==> flow/design.v <==
package mem_types;
    localparam NUM_SETS = 32;
    localparam NUM_ISETS= 32;
    typedef struct packed {  
        logic [(31-($clog2(NUM_SETS)+5)):00] tag;
        logic [($clog2(NUM_SETS)-1):00] set_addr;
        logic [04:00] offset;
        logic   [31:0]  ufp_addr;
        logic   [3:0]   ufp_rmask;
        logic   [3:0]   ufp_wmask;
        logic   [31:0]  ufp_wdata;
    } cache_t;
    typedef struct packed {  
        logic [(31-($clog2(NUM_ISETS)+5)):00] tag;
        logic [($clog2(NUM_ISETS)-1):00] set_addr;
        logic [04:00] offset;
        logic   [31:0]  ufp_addr;
        logic   [3:0]   ufp_rmask;
        logic   [3:0]   ufp_wmask;
        logic   [31:0]  ufp_wdata;
    } icache_t;
endpackage : mem_types
package rv32i_types;
    localparam NUM_ARCH_REG = 32;
    localparam NUM_ROB_ENTRIES = 8;
    localparam NUM_PHYS_REG = NUM_ROB_ENTRIES+ 32;
    localparam PHYS_REG_IDX = $clog2(NUM_PHYS_REG) - 1;
    localparam ARCH_REG_IDX = $clog2(NUM_ARCH_REG) - 1;
    localparam NUM_RS_ENTRIES = 2;
    localparam ST_Q_ENTRIES = 2;  
    localparam LD_RS_ENTRIES = 2;  
    localparam BRANCH_PRED_M = 1;
    localparam NUM_ORDER = 10;
    typedef struct packed {
        logic valid;
        logic [63:0] order;
        logic [31:0] inst;
        logic [ARCH_REG_IDX:0] rs1_addr, rs2_addr, rd_addr;
        logic [31:0] rs1_rdata, rs2_rdata, rd_wdata;
        logic [31:0] pc_rdata;
        logic [31:0] pc_wdata;
        logic [31:0] mem_addr;
        logic [3:0] mem_rmask;
        logic [3:0] mem_wmask;
        logic [31:0] mem_rdata;
        logic [31:0] mem_wdata;
    } rvfi_t;
    typedef struct packed {
        logic [ARCH_REG_IDX:0] rd;
        logic [PHYS_REG_IDX:0] pd;
        logic valid;
        logic [$clog2(NUM_ROB_ENTRIES)-1:0] rob_entry_idx;
        logic [31:0] rs1_value, rs2_value, value;
        logic [6:0]  opcode;
        logic [31:0] pc;
        logic [31:0] calculated_pc_next;
        logic [31:0] mem_addr;
        logic [3:0]  mem_rmask;
        logic [3:0]  mem_wmask;
        logic [31:0]  mem_rdata;
        logic [31:0]  mem_wdata;
    } cdb_entry_t; 
    typedef struct packed {
        logic   [31:0]  inst;  
        logic   [31:0]  pc;
        logic   [31:0]  pc_next;  
        logic           valid;  
        logic   [PHYS_REG_IDX:0]   ps1_s, ps2_s, pd_s;
        logic   [ARCH_REG_IDX:0]  rd_s, rs1_s, rs2_s;
        logic   ps1_valid, ps2_valid;
        logic   [2:0]   funct3;
        logic   [6:0]   funct7;
        logic   [6:0]   opcode;
        logic   [31:0]  imm;
        logic   [63:0]  order;
        logic   [BRANCH_PRED_M - 1:0]   br_hist;
        logic           regf_we;
    } decode_rename_to_dispatch_t;  
    typedef struct packed {
        logic [PHYS_REG_IDX:0] pd;
        logic [ARCH_REG_IDX:0] rs1, rs2, rd;
        logic           write_en;  
    } decode_rename_to_RAT_t;  
    typedef struct packed {
        logic [PHYS_REG_IDX:0] ps1, ps2;
        logic ps1_valid, ps2_valid;
    } RAT_to_decode_rename_t;  
    typedef struct packed {
        logic [ARCH_REG_IDX:0] rd;
        logic [PHYS_REG_IDX:0] pd;
        logic [31:0] pc;
        logic [31:0] pc_next;
        logic [63:0] order;
        logic [6:0] opcode;
        logic [31:0] calculated_pc_next;
        logic   [BRANCH_PRED_M - 1:0]   br_hist;
    } dispatch_to_ROB_only_data_t;  
    typedef struct packed {
        dispatch_to_ROB_only_data_t dispatch_to_ROB_only_data;  
        rvfi_t rvfi;
        logic enqueue_rob;
    } dispatch_to_ROB_t;
    typedef struct packed {
        logic commit;
        dispatch_to_ROB_only_data_t dispatch_data;
        rvfi_t rvfi;
    } ROB_entry_t;
    typedef struct packed {
        logic [($clog2(NUM_ROB_ENTRIES)-1):0] rob_entry_idx;
        logic is_rob_full;
    } ROB_to_dispatch_t;  
    typedef struct packed {
        ROB_entry_t rob_entry;
        logic is_rob_empty;
    } ROB_to_RRF_t;
    typedef struct packed {
        logic dequeue;
    } RRF_to_ROB_t;
    typedef struct packed {
        logic ps1_valid, ps2_valid;
        logic [PHYS_REG_IDX:0] ps1, ps2, pd;
        logic [ARCH_REG_IDX:0] rd;
        logic [2:0] funct3;
        logic [6:0] funct7;
        logic [6:0] opcode;
        logic [31:0] imm;
        logic [$clog2(NUM_ROB_ENTRIES)-1:0] rob_entry_idx;
        logic [31:0] pc;
        logic valid;
    } dispatch_to_rs_t;
    typedef struct packed {
        logic ps1_valid, ps2_valid;
        logic [PHYS_REG_IDX:0] ps1, ps2, pd;
        logic [ARCH_REG_IDX:0] rd;
        logic [2:0] funct3;
        logic [6:0] opcode;
        logic [31:0] imm;
        logic [$clog2(NUM_ROB_ENTRIES)-1:0] rob_entry_idx;
        logic [31:0] pc;
        logic valid;
    } dispatch_to_lsq_t;
    typedef struct packed {
        logic ps1_valid, ps2_valid;
        logic [PHYS_REG_IDX:0] ps1, ps2, pd;
        logic [ARCH_REG_IDX:0] rd;
        logic [2:0] funct3;
        logic [6:0] funct7;
        logic [6:0] opcode;
        logic [31:0] imm;
        logic [$clog2(NUM_ROB_ENTRIES)-1:0] rob_entry_idx;
        logic [31:0] pc;
        logic valid;
    } rs_to_alu_t;
       typedef struct packed {
        logic ps1_valid, ps2_valid;
        logic [PHYS_REG_IDX:0] ps1, ps2, pd;
        logic [ARCH_REG_IDX:0] rd;
        logic [2:0] funct3;
        logic [6:0] funct7;
        logic [6:0] opcode;
        logic [31:0] imm;
        logic [$clog2(NUM_ROB_ENTRIES)-1:0] rob_entry_idx;
        logic [31:0] pc;
        logic valid;
    } rs_to_br_t;
    typedef struct packed {
        logic ps1_valid, ps2_valid;
        logic [PHYS_REG_IDX:0] ps1, ps2, pd;
        logic [ARCH_REG_IDX:0] rd;
        logic [2:0] funct3;
        logic [6:0] funct7;
        logic [6:0] opcode;
        logic [31:0] imm;
        logic [$clog2(NUM_ROB_ENTRIES)-1:0] rob_entry_idx;
        logic [31:0] pc;
        logic valid;
    } rs_to_mult_t;
    typedef struct packed {
        logic ps1_valid, ps2_valid;
        logic [PHYS_REG_IDX:0] ps1, ps2, pd;
        logic [ARCH_REG_IDX:0] rd;
        logic [2:0] funct3;
        logic [6:0] funct7;
        logic [6:0] opcode;
        logic [31:0] imm;
        logic [$clog2(NUM_ROB_ENTRIES)-1:0] rob_entry_idx;
        logic [31:0] pc;
        logic valid;
    } rs_to_div_t;
    typedef struct packed {
        logic [PHYS_REG_IDX:0] pd;
        logic [ARCH_REG_IDX:0] rd;
        logic [2:0] funct3;
        logic [6:0] opcode;
        logic [$clog2(NUM_ROB_ENTRIES)-1:0] rob_entry_idx;
        logic [31:0] pc;
        logic valid;
    } mult_pipe_t;
    typedef struct packed {
        rs_to_alu_t data;
        logic [NUM_ORDER:0] order;
    } ALU_RS_entry_t;
    typedef struct packed {
        rs_to_alu_t data;
        logic [NUM_ORDER:0] order;
    } MUL_RS_entry_t;
    typedef struct packed {
        rs_to_br_t data;
        logic [NUM_ORDER:0] order;
    } BR_RS_entry_t;
    typedef struct packed {
        dispatch_to_lsq_t data;
        logic valid;
    } lsq_entry_t;
    typedef struct packed {
       logic   [31:0]  inst;
       logic   [31:0]  pc;
       logic   [31:0]  pc_next;
       logic   [63:0]  order;
       logic           valid;  
    } fetch_to_queue;  
    typedef enum logic [6:0] {
        op_b_lui       = 7'b0110111,  
        op_b_auipc     = 7'b0010111,  
        op_b_jal       = 7'b1101111,  
        op_b_jalr      = 7'b1100111,  
        op_b_br        = 7'b1100011,  
        op_b_load      = 7'b0000011,  
        op_b_store     = 7'b0100011,  
        op_b_imm       = 7'b0010011,  
        op_b_reg       = 7'b0110011   
    } rv32i_opcode;
    typedef enum logic [6:0] {
        base           = 7'b0000000,
        variant        = 7'b0100000,
        mult           = 7'b0000001
    } funct7_t;
    typedef enum logic [2:0] {
        arith_f3_add   = 3'b000,  
        arith_f3_sll   = 3'b001,
        arith_f3_slt   = 3'b010,
        arith_f3_sltu  = 3'b011,
        arith_f3_xor   = 3'b100,
        arith_f3_sr    = 3'b101,  
        arith_f3_or    = 3'b110,
        arith_f3_and   = 3'b111
    } arith_f3_t;
    typedef enum logic [2:0] {
        load_f3_lb     = 3'b000,
        load_f3_lh     = 3'b001,
        load_f3_lw     = 3'b010,
        load_f3_lbu    = 3'b100,
        load_f3_lhu    = 3'b101
    } load_f3_t;
    typedef enum logic [2:0] {
        store_f3_sb    = 3'b000,
        store_f3_sh    = 3'b001,
        store_f3_sw    = 3'b010
    } store_f3_t;
    typedef enum logic [2:0] { 
        branch_f3_beq  = 3'b000,
        branch_f3_bne  = 3'b001,
        branch_f3_blt  = 3'b100,
        branch_f3_bge  = 3'b101,
        branch_f3_bltu = 3'b110,
        branch_f3_bgeu = 3'b111
    } branch_f3_t;
    typedef enum logic [2:0] {
        alu_op_add     = 3'b000,
        alu_op_sll     = 3'b001,
        alu_op_sra     = 3'b010,
        alu_op_sub     = 3'b011,
        alu_op_xor     = 3'b100,
        alu_op_srl     = 3'b101,
        alu_op_or      = 3'b110,
        alu_op_and     = 3'b111
    } alu_ops;
    typedef enum logic [2:0] {
        mul_op_mul      = 3'b000,
        mul_op_mulh     = 3'b001,
        mul_op_mulhsu   = 3'b010,
        mul_op_mulhu    = 3'b011,
        mul_op_div      = 3'b100,
        mul_op_divu     = 3'b101,
        mul_op_rem      = 3'b110,
        mul_op_remu     = 3'b111
    } mul_ops;
    typedef union packed {
        logic [31:0] word;
        struct packed {
            logic [11:0] i_imm;
            logic [4:0]  rs1;
            logic [2:0]  funct3;
            logic [4:0]  rd;
            rv32i_opcode opcode;
        } i_type;
        struct packed {
            logic [6:0]  funct7;
            logic [4:0]  rs2;
            logic [4:0]  rs1;
            logic [2:0]  funct3;
            logic [4:0]  rd;
            rv32i_opcode opcode;
        } r_type;
        struct packed {
            logic [11:5] imm_s_top;
            logic [4:0]  rs2;
            logic [4:0]  rs1;
            logic [2:0]  funct3;
            logic [4:0]  imm_s_bot;
            rv32i_opcode opcode;
        } s_type;
        struct packed {
            logic [11:5] imm_s_top;
            logic [4:0]  rs2;
            logic [4:0]  rs1;
            logic [2:0]  funct3;
            logic [4:0]  imm_s_bot;
            rv32i_opcode opcode;
        } b_type;
        struct packed {
            logic [31:12] imm;
            logic [4:0]   rd;
            rv32i_opcode  opcode;
        } j_type;
    } instr_t;
endpackage : rv32i_types
module div_seq (
    input  logic        clk,
    input  logic        rst,
    input  logic        start,
    input  logic [32:0] a,
    input  logic [32:0] b,
    output logic        complete,
    output logic [32:0] quotient,
    output logic [32:0] remainder,
    output logic        divide_by_0
);
logic [5:0]  cnt;
logic [32:0] q_reg;      
logic [32:0] r_reg;      
logic [32:0] d_reg;      
logic        neg_q, neg_r, dbz;
logic [32:0] a_save;
logic [33:0] r_shift;
logic [34:0] r_sub;
assign r_shift = {r_reg, q_reg[32]};
assign r_sub   = {1'b0, r_shift} - {2'b00, d_reg};
always_ff @(posedge clk) begin
    if (rst) begin
        cnt <= '0;
    end else if (start) begin
        cnt    <= 6'd33;
        q_reg  <= a[32] ? (~a + 33'd1) : a;
        d_reg  <= b[32] ? (~b + 33'd1) : b;
        r_reg  <= '0;
        neg_q  <= a[32] ^ b[32];
        neg_r  <= a[32];
        dbz    <= (b == '0);
        a_save <= a;
    end else if (cnt != '0) begin
        cnt <= cnt - 6'd1;
        if (r_sub[34]) begin
            r_reg <= r_shift[32:0];
            q_reg <= {q_reg[31:0], 1'b0};
        end else begin
            r_reg <= r_sub[32:0];
            q_reg <= {q_reg[31:0], 1'b1};
        end
    end
end
assign complete    = (cnt == '0);
assign divide_by_0 = dbz;
assign quotient    = dbz ? '1 : (neg_q ? (~q_reg + 33'd1) : q_reg);
assign remainder   = dbz ? a_save : (neg_r ? (~r_reg + 33'd1) : r_reg);
endmodule
module divider_exec #(
    parameter NUM_STAGES = 33
)(
    input   rv32i_types::rs_to_div_t rs_to_div,
    input   logic [31: 0]   ps1_value,
    input   logic [31: 0]   ps2_value,
    input   logic           clk, rst,
    input   logic           cdb_arb_dequeue,           
    input   logic           res_station_select_from_RS,        
    output  rv32i_types::cdb_entry_t div_queue_result,
    output  logic           div_queue_is_full_to_CDB,       
    output  logic           div_is_ready_to_RS             
);
logic   [31: 0] div_queue_result_value;
rv32i_types::rs_to_div_t div_to_cdb_arb;
enum logic [1:0] {
    busy,
    not_busy = 2'b01,
    reset
} state;
logic [32:0] op_a;
logic [32:0] op_b;
logic [32:0] quotient;
logic [32:0] remainder;
logic divide_by_zero;
struct packed {
    rv32i_types::rs_to_div_t data;
    logic [31:0] ps1_value_shadow;
    logic [31:0] ps2_value_shadow;
} shadow_input;
logic shadow_overflow_flag;
assign shadow_overflow_flag = (shadow_input.ps1_value_shadow == 32'h80000000) && (shadow_input.ps2_value_shadow == '1);
logic div_is_done;
assign div_queue_is_full_to_CDB = div_is_done && state == busy;
always_ff @ (posedge clk) begin
    if(rst) begin
        state <= reset;
    end else begin
        case(state)
            busy: begin
                state <= cdb_arb_dequeue ? not_busy : state;
            end
            not_busy: begin
                state <= res_station_select_from_RS ? busy : state;
                shadow_input.data <= rs_to_div;
                shadow_input.ps1_value_shadow <= ps1_value;
                shadow_input.ps2_value_shadow <= ps2_value;
            end
            default: begin  
                state <= div_is_done ? not_busy : state;
                shadow_input <= '0;
            end
        endcase
    end
end
always_comb begin
    op_a = '0;
    op_b = '0;
    if(!rst) begin
        unique case(rs_to_div.funct3[0])
            1'b0: begin
                op_a = {ps1_value[31], ps1_value};
                op_b = {ps2_value[31], ps2_value};
            end
            1'b1: begin
                op_a = {1'b0, ps1_value};
                op_b = {1'b0, ps2_value};
            end
        endcase
    end
end
div_seq div_ip (
                .clk(clk),
                .rst(rst),
                .start(res_station_select_from_RS),
                .a(op_a),
                .b(op_b),
                .complete(div_is_done),
                .quotient(quotient),
                .remainder(remainder),
                .divide_by_0(divide_by_zero)
            );
always_comb begin
    div_to_cdb_arb = '0;
    div_is_ready_to_RS = '0; 
    div_queue_result_value = '0;
    if(!rst) begin
        unique case(state)
            busy: begin
                div_to_cdb_arb = shadow_input.data;
                div_is_ready_to_RS = '0;
            end
            not_busy: begin
                div_to_cdb_arb = '0;
                div_is_ready_to_RS = '1;            
            end
            default: begin
                div_to_cdb_arb = '0;
                div_is_ready_to_RS = '0;            
            end
        endcase
        unique case(shadow_input.data.funct3[1:0])
            2'b00: begin
                div_queue_result_value = divide_by_zero ? '1 : quotient[31:0];
                div_queue_result_value = shadow_overflow_flag ? 32'h80000000 : div_queue_result_value;
            end
            2'b01: begin
                div_queue_result_value = divide_by_zero ? '1 : quotient[31:0];
            end
            2'b10:begin
                div_queue_result_value = remainder[31:0];
                div_queue_result_value = shadow_overflow_flag ? 0 : div_queue_result_value;
            end
            2'b11: begin
                div_queue_result_value = remainder[31:0];
            end
        endcase
    end
    div_queue_result                = '0;
    div_queue_result.rd             = shadow_input.data.rd;
    div_queue_result.pd             = shadow_input.data.pd;
    div_queue_result.valid          = shadow_input.data.valid;
    div_queue_result.rob_entry_idx  = shadow_input.data.rob_entry_idx;
    div_queue_result.rs1_value      = shadow_input.ps1_value_shadow;
    div_queue_result.rs2_value      = shadow_input.ps2_value_shadow;
    div_queue_result.value          = div_queue_result_value;
    div_queue_result.pc            = shadow_input.data.pc;
    div_queue_result.calculated_pc_next = shadow_input.data.pc + 32'd4;
    div_queue_result.opcode        = shadow_input.data.opcode;
    div_queue_result.mem_addr      = '0;
    div_queue_result.mem_rmask     = '0;
    div_queue_result.mem_wmask     = '0;
    div_queue_result.mem_rdata     = '0;
    div_queue_result.mem_wdata     = '0;
end
endmodule
module div_unit
(
    input  logic        clk,
    input  logic        rst,
    input  logic        issue,           
    input  logic [2:0]  funct3,          
    input  logic [6:0]  opcode,
    input  logic [4:0]  rd,
    input  logic [5:0]  pd,
    input  logic [2:0]  rob_idx,
    input  logic [31:0] pc,
    input  logic [31:0] ps1_value,
    input  logic [31:0] ps2_value,
    output logic        ready,           
    input  logic        cdb_dequeue,     
    output logic        res_valid,
    output logic [4:0]  res_rd,
    output logic [5:0]  res_pd,
    output logic [2:0]  res_rob_idx,
    output logic [31:0] res_value,
    output logic [31:0] res_rs1_value,
    output logic [31:0] res_rs2_value,
    output logic [31:0] res_pc,
    output logic [31:0] res_pc_next,
    output logic [6:0]  res_opcode
);
rv32i_types::rs_to_div_t rs;
rv32i_types::cdb_entry_t res;
always_comb begin
    rs               = '0;
    rs.valid         = issue;
    rs.funct3        = funct3;
    rs.opcode        = opcode;
    rs.rd            = rd;
    rs.pd            = pd;
    rs.rob_entry_idx = rob_idx;
    rs.pc            = pc;
end
divider_exec div (
    .rs_to_div                  (rs),
    .ps1_value                  (ps1_value),
    .ps2_value                  (ps2_value),
    .clk                        (clk),
    .rst                        (rst),
    .cdb_arb_dequeue            (cdb_dequeue),
    .res_station_select_from_RS (issue),
    .div_queue_result           (res),
    .div_queue_is_full_to_CDB   (res_valid),
    .div_is_ready_to_RS         (ready)
);
assign res_rd        = res.rd;
assign res_pd        = res.pd;
assign res_rob_idx   = res.rob_entry_idx;
assign res_value     = res.value;
assign res_rs1_value = res.rs1_value;
assign res_rs2_value = res.rs2_value;
assign res_pc        = res.pc;
assign res_pc_next   = res.calculated_pc_next;
assign res_opcode    = res.opcode;
endmodule
## Reports on div_unit

What the tools print for div_unit, step after step.
Lines are those of the file above, counted from 1.
A cell with n/a has no value.

| inputs | value |
|---|---|
| top module | div_unit |
| clock input | clk |
| cell library | sky130hd |
| timing corner | tt_025C_1v80 |

## Word level

Counts by Yosys on the flattened word-level netlist (proc, flatten, opt, wreduce; memories kept). Register bits leave out memories and registers merged into their read ports (data or address). Print and check cells are left out. Cells with the same type and inputs are merged into one.

| operators by class | value |
|---|---|
| muxes and demuxes | 30 |
| bitwise gates (word level) | 8 |
| reductions and logical operators | 14 |
| equal/unequal tests | 8 |
| add/subtract/negate cells | 7 |

Operators with widths:

| kind | count |
|---|---|
| 32-bit 2-to-1 mux | 8 |
| 33-bit 2-to-1 mux | 7 |
| 96-bit parallel mux with 2-bit select | 1 |
| 33-bit parallel mux with 2-bit select | 2 |
| 32-bit parallel mux with 4-bit select | 1 |
| 32-bit parallel mux with 2-bit select | 2 |
| 33-bit by 1-bit adder with 33-bit output with constant B | 2 |
| 33-bit inverter | 2 |
| 32-bit by 1-bit adder with 32-bit output with constant B | 2 |
| 32-bit == test with constant B | 2 |
| 32-bit inverter | 2 |
| 34-bit by 33-bit subtractor with 35-bit output | 1 |
| 33-bit zero test | 1 |
| 32-bit by 3-bit adder with 32-bit output with constant B | 1 |
| 6-bit 2-to-1 mux | 2 |
| 2-bit AND reduction | 3 |
| 6-bit by 1-bit subtractor with 6-bit output with constant B | 1 |
| 6-bit zero test | 1 |
| 6-bit nonzero test | 1 |
| 2-bit 2-to-1 mux | 3 |
| 2-bit by 1-bit == test with 1-bit output with constant B | 2 |
| 2-bit == test with constant B | 2 |
| 2-bit inequality test with constant B | 2 |
| 2-bit zero test | 2 |
| 2-bit parallel mux with 2-bit select | 1 |
| 1-bit inverter | 3 |
| 3-bit AND reduction | 1 |
| 3-bit nonzero test | 1 |

Other operator kinds: 5; their cells: 8.

| word-level totals | value |
|---|---|
| input bits | 124 |
| word-level cells | 81 |
| output and inout port bits | 183 |
| register bits after elaboration | 302 |

## Depth

Depth = most cells in a row (Yosys ltp): at word level without a register or memory, in the mapped netlist without a sequential cell, where the memories' decode and read muxes count.

| depth | value |
|---|---|
| depth in word-level cells | 7 |
| ABC_AREA | 0 |
| mapped depth | 15 |
| depth with buffers taken out | 13 |

## Netlist

Yosys stat after the flow's synthesis: flattened, memories mapped to cells. It holds for the ABC_AREA given above (unset counts as 0); a run with the other value may have another netlist.
The area totals of this step are shown rounded.

| synthesis totals | value |
|---|---|
| sequential part of the area | 0.00778 mm^2 |
| cell count | 1726 |
| mapped flip-flops | 262 |
| cell area after synthesis | 0.0169 mm^2 |
| buffer cells | 200 |

Cell types:

| type | count | total area (um^2) |
|---|---|---|
| sky130_fd_sc_hd__edfxtp_1 | 253 | 7.6E+03 |
| sky130_fd_sc_hd__buf_4 | 120 | 900.864 |
| sky130_fd_sc_hd__xnor2_1 | 100 | 875.84 |
| sky130_fd_sc_hd__and2_1 | 127 | 794.512 |
| sky130_fd_sc_hd__nor2_1 | 158 | 593.069 |
| sky130_fd_sc_hd__xor2_1 | 67 | 586.813 |
| sky130_fd_sc_hd__ha_1 | 41 | 512.992 |
| sky130_fd_sc_hd__a21oi_1 | 100 | 500.48 |
| sky130_fd_sc_hd__nand2_1 | 110 | 412.896 |
| sky130_fd_sc_hd__o21ai_0 | 73 | 365.35 |
| sky130_fd_sc_hd__nor2b_1 | 50 | 312.8 |
| sky130_fd_sc_hd__o31ai_1 | 41 | 307.795 |
| sky130_fd_sc_hd__clkbuf_1 | 67 | 251.491 |
| sky130_fd_sc_hd__inv_1 | 60 | 225.216 |
| sky130_fd_sc_hd__nand4_1 | 35 | 218.96 |
| sky130_fd_sc_hd__o22ai_1 | 33 | 206.448 |
| sky130_fd_sc_hd__dfxtp_1 | 9 | 180.173 |
| sky130_fd_sc_hd__nor4_1 | 26 | 162.656 |

Not listed: further types 51, cells in them 256.
The figures by module come from a second, unflattened synthesis with its own total; it is not the netlist above.

| second synthesis, totals | value |
|---|---|
| cell total of the unflattened synthesis | 1792 |
| area total of the unflattened synthesis | 0.0179 mm^2 |

Each row is one instance without its submodules.

Modules:

| module | cells | area (mm^2) | seq. area (mm^2) | instances |
|---|---|---|---|---|
| div_seq | 1073 | 0.0101 | 0.00414 | 1 |
| divider_exec | 718 | 0.00777 | 0.00366 | 1 |
| div_unit | 1 | 0.0000038 | 0 | 1 |

## Worst setup path after synthesis

OpenSTA on the mapped netlist: ideal clock, no wires. The path of least setup slack (recovery checks aside). Input and output delay are each 20% of the period. Register names are those of the netlist, which keeps one name where synthesis merged equal registers.

| timing post-synthesis | value |
|---|---|
| path type | input -> register |
| start point | input port rst |
| end point | register div.shadow_input |
| input delay | 1.100 ns |
| launch time at the first pin | 1.100 ns |
| clock period | 5.5 ns |
| path slack | -2.609 ns |
| driving pins on the path | 8 |
| buffers on the path | 7 |
| path delay | 7.009 ns |
| setup time | 0.598 ns |
| required time | 4.902 ns |
| arrival time | 7.511 ns |
| period reached after synthesis | 8.109 ns |

"path delay" is the arrival time less input delay plus setup time.
"driving pins on the path": output pins that drive a net of the path, with the launching flip-flop's if there is one; two outputs of one cell count as two.
"period reached after synthesis" = period - worst setup slack (recovery checks aside). The figure is calculated, with input and output delays left at 20% of the set period.
Where an end lacks its bit number, it is one bit of the signal, or one of the new flip-flops if synthesis recoded a state register.
Between the ends stands the longest chain of elaborated cells between them, by number of cells; it is not shown to be the way that was timed. Of several equally long chains one is given.
Each line given opens the expression or statement behind the cell; cells for indexed reads and writes are added by Yosys, which also makes memories of some case tables.

| on the way, post-synthesis | value |
|---|---|
| path through | sky130_fd_sc_hd__clkbuf_1 > sky130_fd_sc_hd__buf_1 > sky130_fd_sc_hd__clkbuf_1 > sky130_fd_sc_hd__clkbuf_1 > sky130_fd_sc_hd__clkbuf_1 > sky130_fd_sc_hd__buf_1 > sky130_fd_sc_hd__buf_1 > sky130_fd_sc_hd__nor2_1 |
| cells in the longest elaborated chain | 2 |
| elaborated cells between the ends (all ways) | 2 |
| RTL lines with such cells | 0 |
| classes of those cells | 1 x logic; 1 x reduce/logical |

Ends and longest elaborated chain, post-synthesis:

| item | line | text |
|---|---|---|
| start: declaration | 516 | `input  logic        rst,` |
| 1-bit inverter | n/a |  |
| 2-bit AND reduction | n/a |  |
| end: assignment | 427 | `shadow_input <= '0;` |
| end: declaration | 406 | `} shadow_input;` |

## Worst path after layout

From the final timing report of run 1: the path of least setup slack in the routed layout; clock arrival at registers is part of the times.

| timing after layout | value |
|---|---|
| path type | register -> output |
| start point | register div.div_ip.r_reg[10] |
| end point | output port res_value[29] |
| driving pins on the path | 11 |
| clock period | 6.49 ns |
| arrival time | 4.55 ns |
| buffers on the path | 1 |
| launch time at the first pin | 0.56 ns |
| output delay | 1.30 ns |
| path slack | 0.64 ns |
| required time | 5.19 ns |

Between the ends stands the longest chain of elaborated cells between them, by number of cells; it is not shown to be the way that was timed. Of several equally long chains one is given.
A register here has more assigning lines than the two given.

| on the way, after layout | value |
|---|---|
| path through | sky130_fd_sc_hd__edfxtp_1 > sky130_fd_sc_hd__or4_4 > sky130_fd_sc_hd__or4_4 > sky130_fd_sc_hd__or4_4 > sky130_fd_sc_hd__or4_4 > sky130_fd_sc_hd__o41ai_2 > sky130_fd_sc_hd__xor2_1 > sky130_fd_sc_hd__mux2i_1 > sky130_fd_sc_hd__o22ai_1 > sky130_fd_sc_hd__nor2_1 > sky130_fd_sc_hd__clkdlybuf4s50_1 |
| cells in the longest elaborated chain | 7 |
| elaborated cells between the ends (all ways) | 7 |
| RTL lines with such cells | 4 |
| classes of those cells | 1 x add/sub; 5 x mux; 1 x logic |

Ends and longest elaborated chain, after layout:

| item | line | text |
|---|---|---|
| start: declaration | 341 | `logic [32:0] r_reg;` |
| start: assignment | 364 | `r_reg <= r_shift[32:0];` |
| start: assignment | 367 | `r_reg <= r_sub[32:0];` |
| 32-bit inverter | 375 | `assign remainder   = dbz ? a_save : (neg_r ? (~r_reg + 33'd1) : r_reg);` |
| 32-bit by 1-bit adder with 32-bit output | 375 |  |
| 32-bit 2-to-1 mux (2 in a row) | 375 |  |
| 32-bit 2-to-1 mux | 488 | `div_queue_result_value = shadow_overflow_flag ? 0 : div_queue_result_value;` |
| 32-bit parallel mux with 4-bit select | 478 | `unique case(shadow_input.data.funct3[1:0])` |
| 32-bit 2-to-1 mux | 463 | `if(!rst) begin` |
| end: declaration | 532 | `output logic [31:0] res_value,` |

Ticket comment

Design div_unit on sky130hd. What follows are 6 stored runs of the flow, each under its own settings; their order means nothing. The constraints put input and output delay at 20% of the set period each and load the outputs with 0.01 pF.
"clock period achieved" is the run's clock period less its worst setup slack. It is reckoned from that one timing run; input and output delays stay at 20% of the period that was set.
By "time used up by the worst setup path" is meant the share of the clock period that the worst setup path is allowed (20% is reserved at inputs, 20% at outputs), minus its slack. Clock arrival times at its registers enter into it.
By "total power after layout" is meant OpenSTA's value without simulated activity: inputs other than the clock are taken to toggle once in ten clock periods, and the tool carries that through the logic.
The measured numbers are rounded.

#### Run 1

| setting | value |
|---|---|
| CAP_MARGIN | `40` |
| CELL_PAD_IN_SITES_GLOBAL_PLACEMENT | `0` |
| CORE_MARGIN | `6` |
| CORE_UTILIZATION | `30` |
| CTS_CLUSTER_DIAMETER | `348` |
| MAX_ROUTING_LAYER | `met4` |
| MIN_ROUTING_LAYER | `met1` |
| SETUP_SLACK_MARGIN | `0.45` |
| period_ns | `6.49` |
| SLEW_MARGIN | `20` |

| result | value |
|---|---|
| setup TNS | 0.000 ns |
| chip area in the Yosys report | 0.0169 mm^2 |
| time used up by the worst setup path | 4.55 ns |
| critical path kind | register -> output |
| total power after layout | 5940 uW |
| worst setup slack after layout | 0.637 ns |
| standard-cell area of the final layout | 0.021 mm^2 |
| clock period achieved | 5.853 ns |
| lowest hold slack | 0.457 ns |
| area of the die | 0.0621 mm^2 |
| utilization of the finished layout | 38.0 % |

#### Run 2

| setting | value |
|---|---|
| ABC_AREA | `1` |
| CAP_MARGIN | `0` |
| CELL_PAD_IN_SITES_DETAIL_PLACEMENT | `2` |
| CORE_UTILIZATION | `62` |
| CTS_CLUSTER_DIAMETER | `290` |
| CTS_CLUSTER_SIZE | `98` |
| GPL_ROUTABILITY_DRIVEN | `0` |
| GPL_TIMING_DRIVEN | `0` |
| MAX_ROUTING_LAYER | `met4` |
| MIN_ROUTING_LAYER | `met2` |
| PLACE_DENSITY_LB_ADDON | `0.04` |
| TNS_END_PERCENT | `35` |
| period_ns | `3.93` |
| CORE_MARGIN | `2` |
| SLEW_MARGIN | `20` |

No final report: placement broke off with DPL-0033.

#### Run 3

| setting | value |
|---|---|
| CAP_MARGIN | `40` |
| CORE_UTILIZATION | `62` |
| CTS_CLUSTER_SIZE | `98` |
| GPL_TIMING_DRIVEN | `1` |
| PLACE_DENSITY | `0.8` |
| SETUP_SLACK_MARGIN | `-0.02` |
| TNS_END_PERCENT | `55` |
| period_ns | `4.88` |
| CORE_MARGIN | `2` |
| SLEW_MARGIN | `20` |

| result | value |
|---|---|
| area of the die | 0.0286 mm^2 |
| clock period achieved | 4.930 ns |
| lowest hold slack | 0.482 ns |
| setup TNS | -0.074 ns |
| chip area in the Yosys report | 0.0169 mm^2 |
| time used up by the worst setup path | 3.95 ns |
| critical path kind | register -> output |
| standard-cell area of the final layout | 0.0207 mm^2 |
| worst setup slack after layout | -0.050 ns |
| total power after layout | 7680 uW |
| utilization of the finished layout | 77.0 % |

#### Run 4

| setting | value |
|---|---|
| ABC_AREA | `1` |
| CAP_MARGIN | `0` |
| CELL_PAD_IN_SITES_DETAIL_PLACEMENT | `2` |
| CORE_UTILIZATION | `62` |
| CTS_CLUSTER_DIAMETER | `290` |
| CTS_CLUSTER_SIZE | `98` |
| GPL_ROUTABILITY_DRIVEN | `0` |
| GPL_TIMING_DRIVEN | `0` |
| MAX_ROUTING_LAYER | `met4` |
| MIN_ROUTING_LAYER | `met2` |
| PLACE_DENSITY | `0.68` |
| TNS_END_PERCENT | `40` |
| period_ns | `3.93` |
| CORE_MARGIN | `2` |
| SLEW_MARGIN | `20` |

No final report: placement broke off with DPL-0033.

#### Run 5

| setting | value |
|---|---|
| CAP_MARGIN | `30` |
| CELL_PAD_IN_SITES_DETAIL_PLACEMENT | `2` |
| CORE_UTILIZATION | `62` |
| CTS_CLUSTER_DIAMETER | `290` |
| CTS_CLUSTER_SIZE | `98` |
| GPL_ROUTABILITY_DRIVEN | `0` |
| GPL_TIMING_DRIVEN | `0` |
| MAX_ROUTING_LAYER | `met4` |
| MIN_ROUTING_LAYER | `met2` |
| PLACE_DENSITY | `0.8` |
| SETUP_SLACK_MARGIN | `-0.02` |
| TNS_END_PERCENT | `55` |
| period_ns | `3.93` |
| CORE_MARGIN | `2` |
| SLEW_MARGIN | `20` |

No final report: placement broke off with DPL-0033.

#### Run 6

| setting | value |
|---|---|
| ABC_AREA | `1` |
| CAP_MARGIN | `0` |
| CELL_PAD_IN_SITES_DETAIL_PLACEMENT | `1` |
| CORE_UTILIZATION | `40` |
| CTS_CLUSTER_DIAMETER | `290` |
| CTS_CLUSTER_SIZE | `98` |
| GPL_ROUTABILITY_DRIVEN | `0` |
| GPL_TIMING_DRIVEN | `0` |
| MAX_ROUTING_LAYER | `met5` |
| MIN_ROUTING_LAYER | `met2` |
| PLACE_DENSITY_LB_ADDON | `0.04` |
| TNS_END_PERCENT | `35` |
| period_ns | `3.93` |
| CORE_MARGIN | `2` |
| SLEW_MARGIN | `20` |

| result | value |
|---|---|
| worst setup slack after layout | -0.092 ns |
| total power after layout | 8980 uW |
| lowest hold slack | 0.477 ns |
| time used up by the worst setup path | 3.24 ns |
| critical path kind | register -> output |
| utilization of the finished layout | 51.7 % |
| setup TNS | -0.285 ns |
| area of the die | 0.049 mm^2 |
| chip area in the Yosys report | 0.0189 mm^2 |
| standard-cell area of the final layout | 0.0241 mm^2 |
| clock period achieved | 4.022 ns |
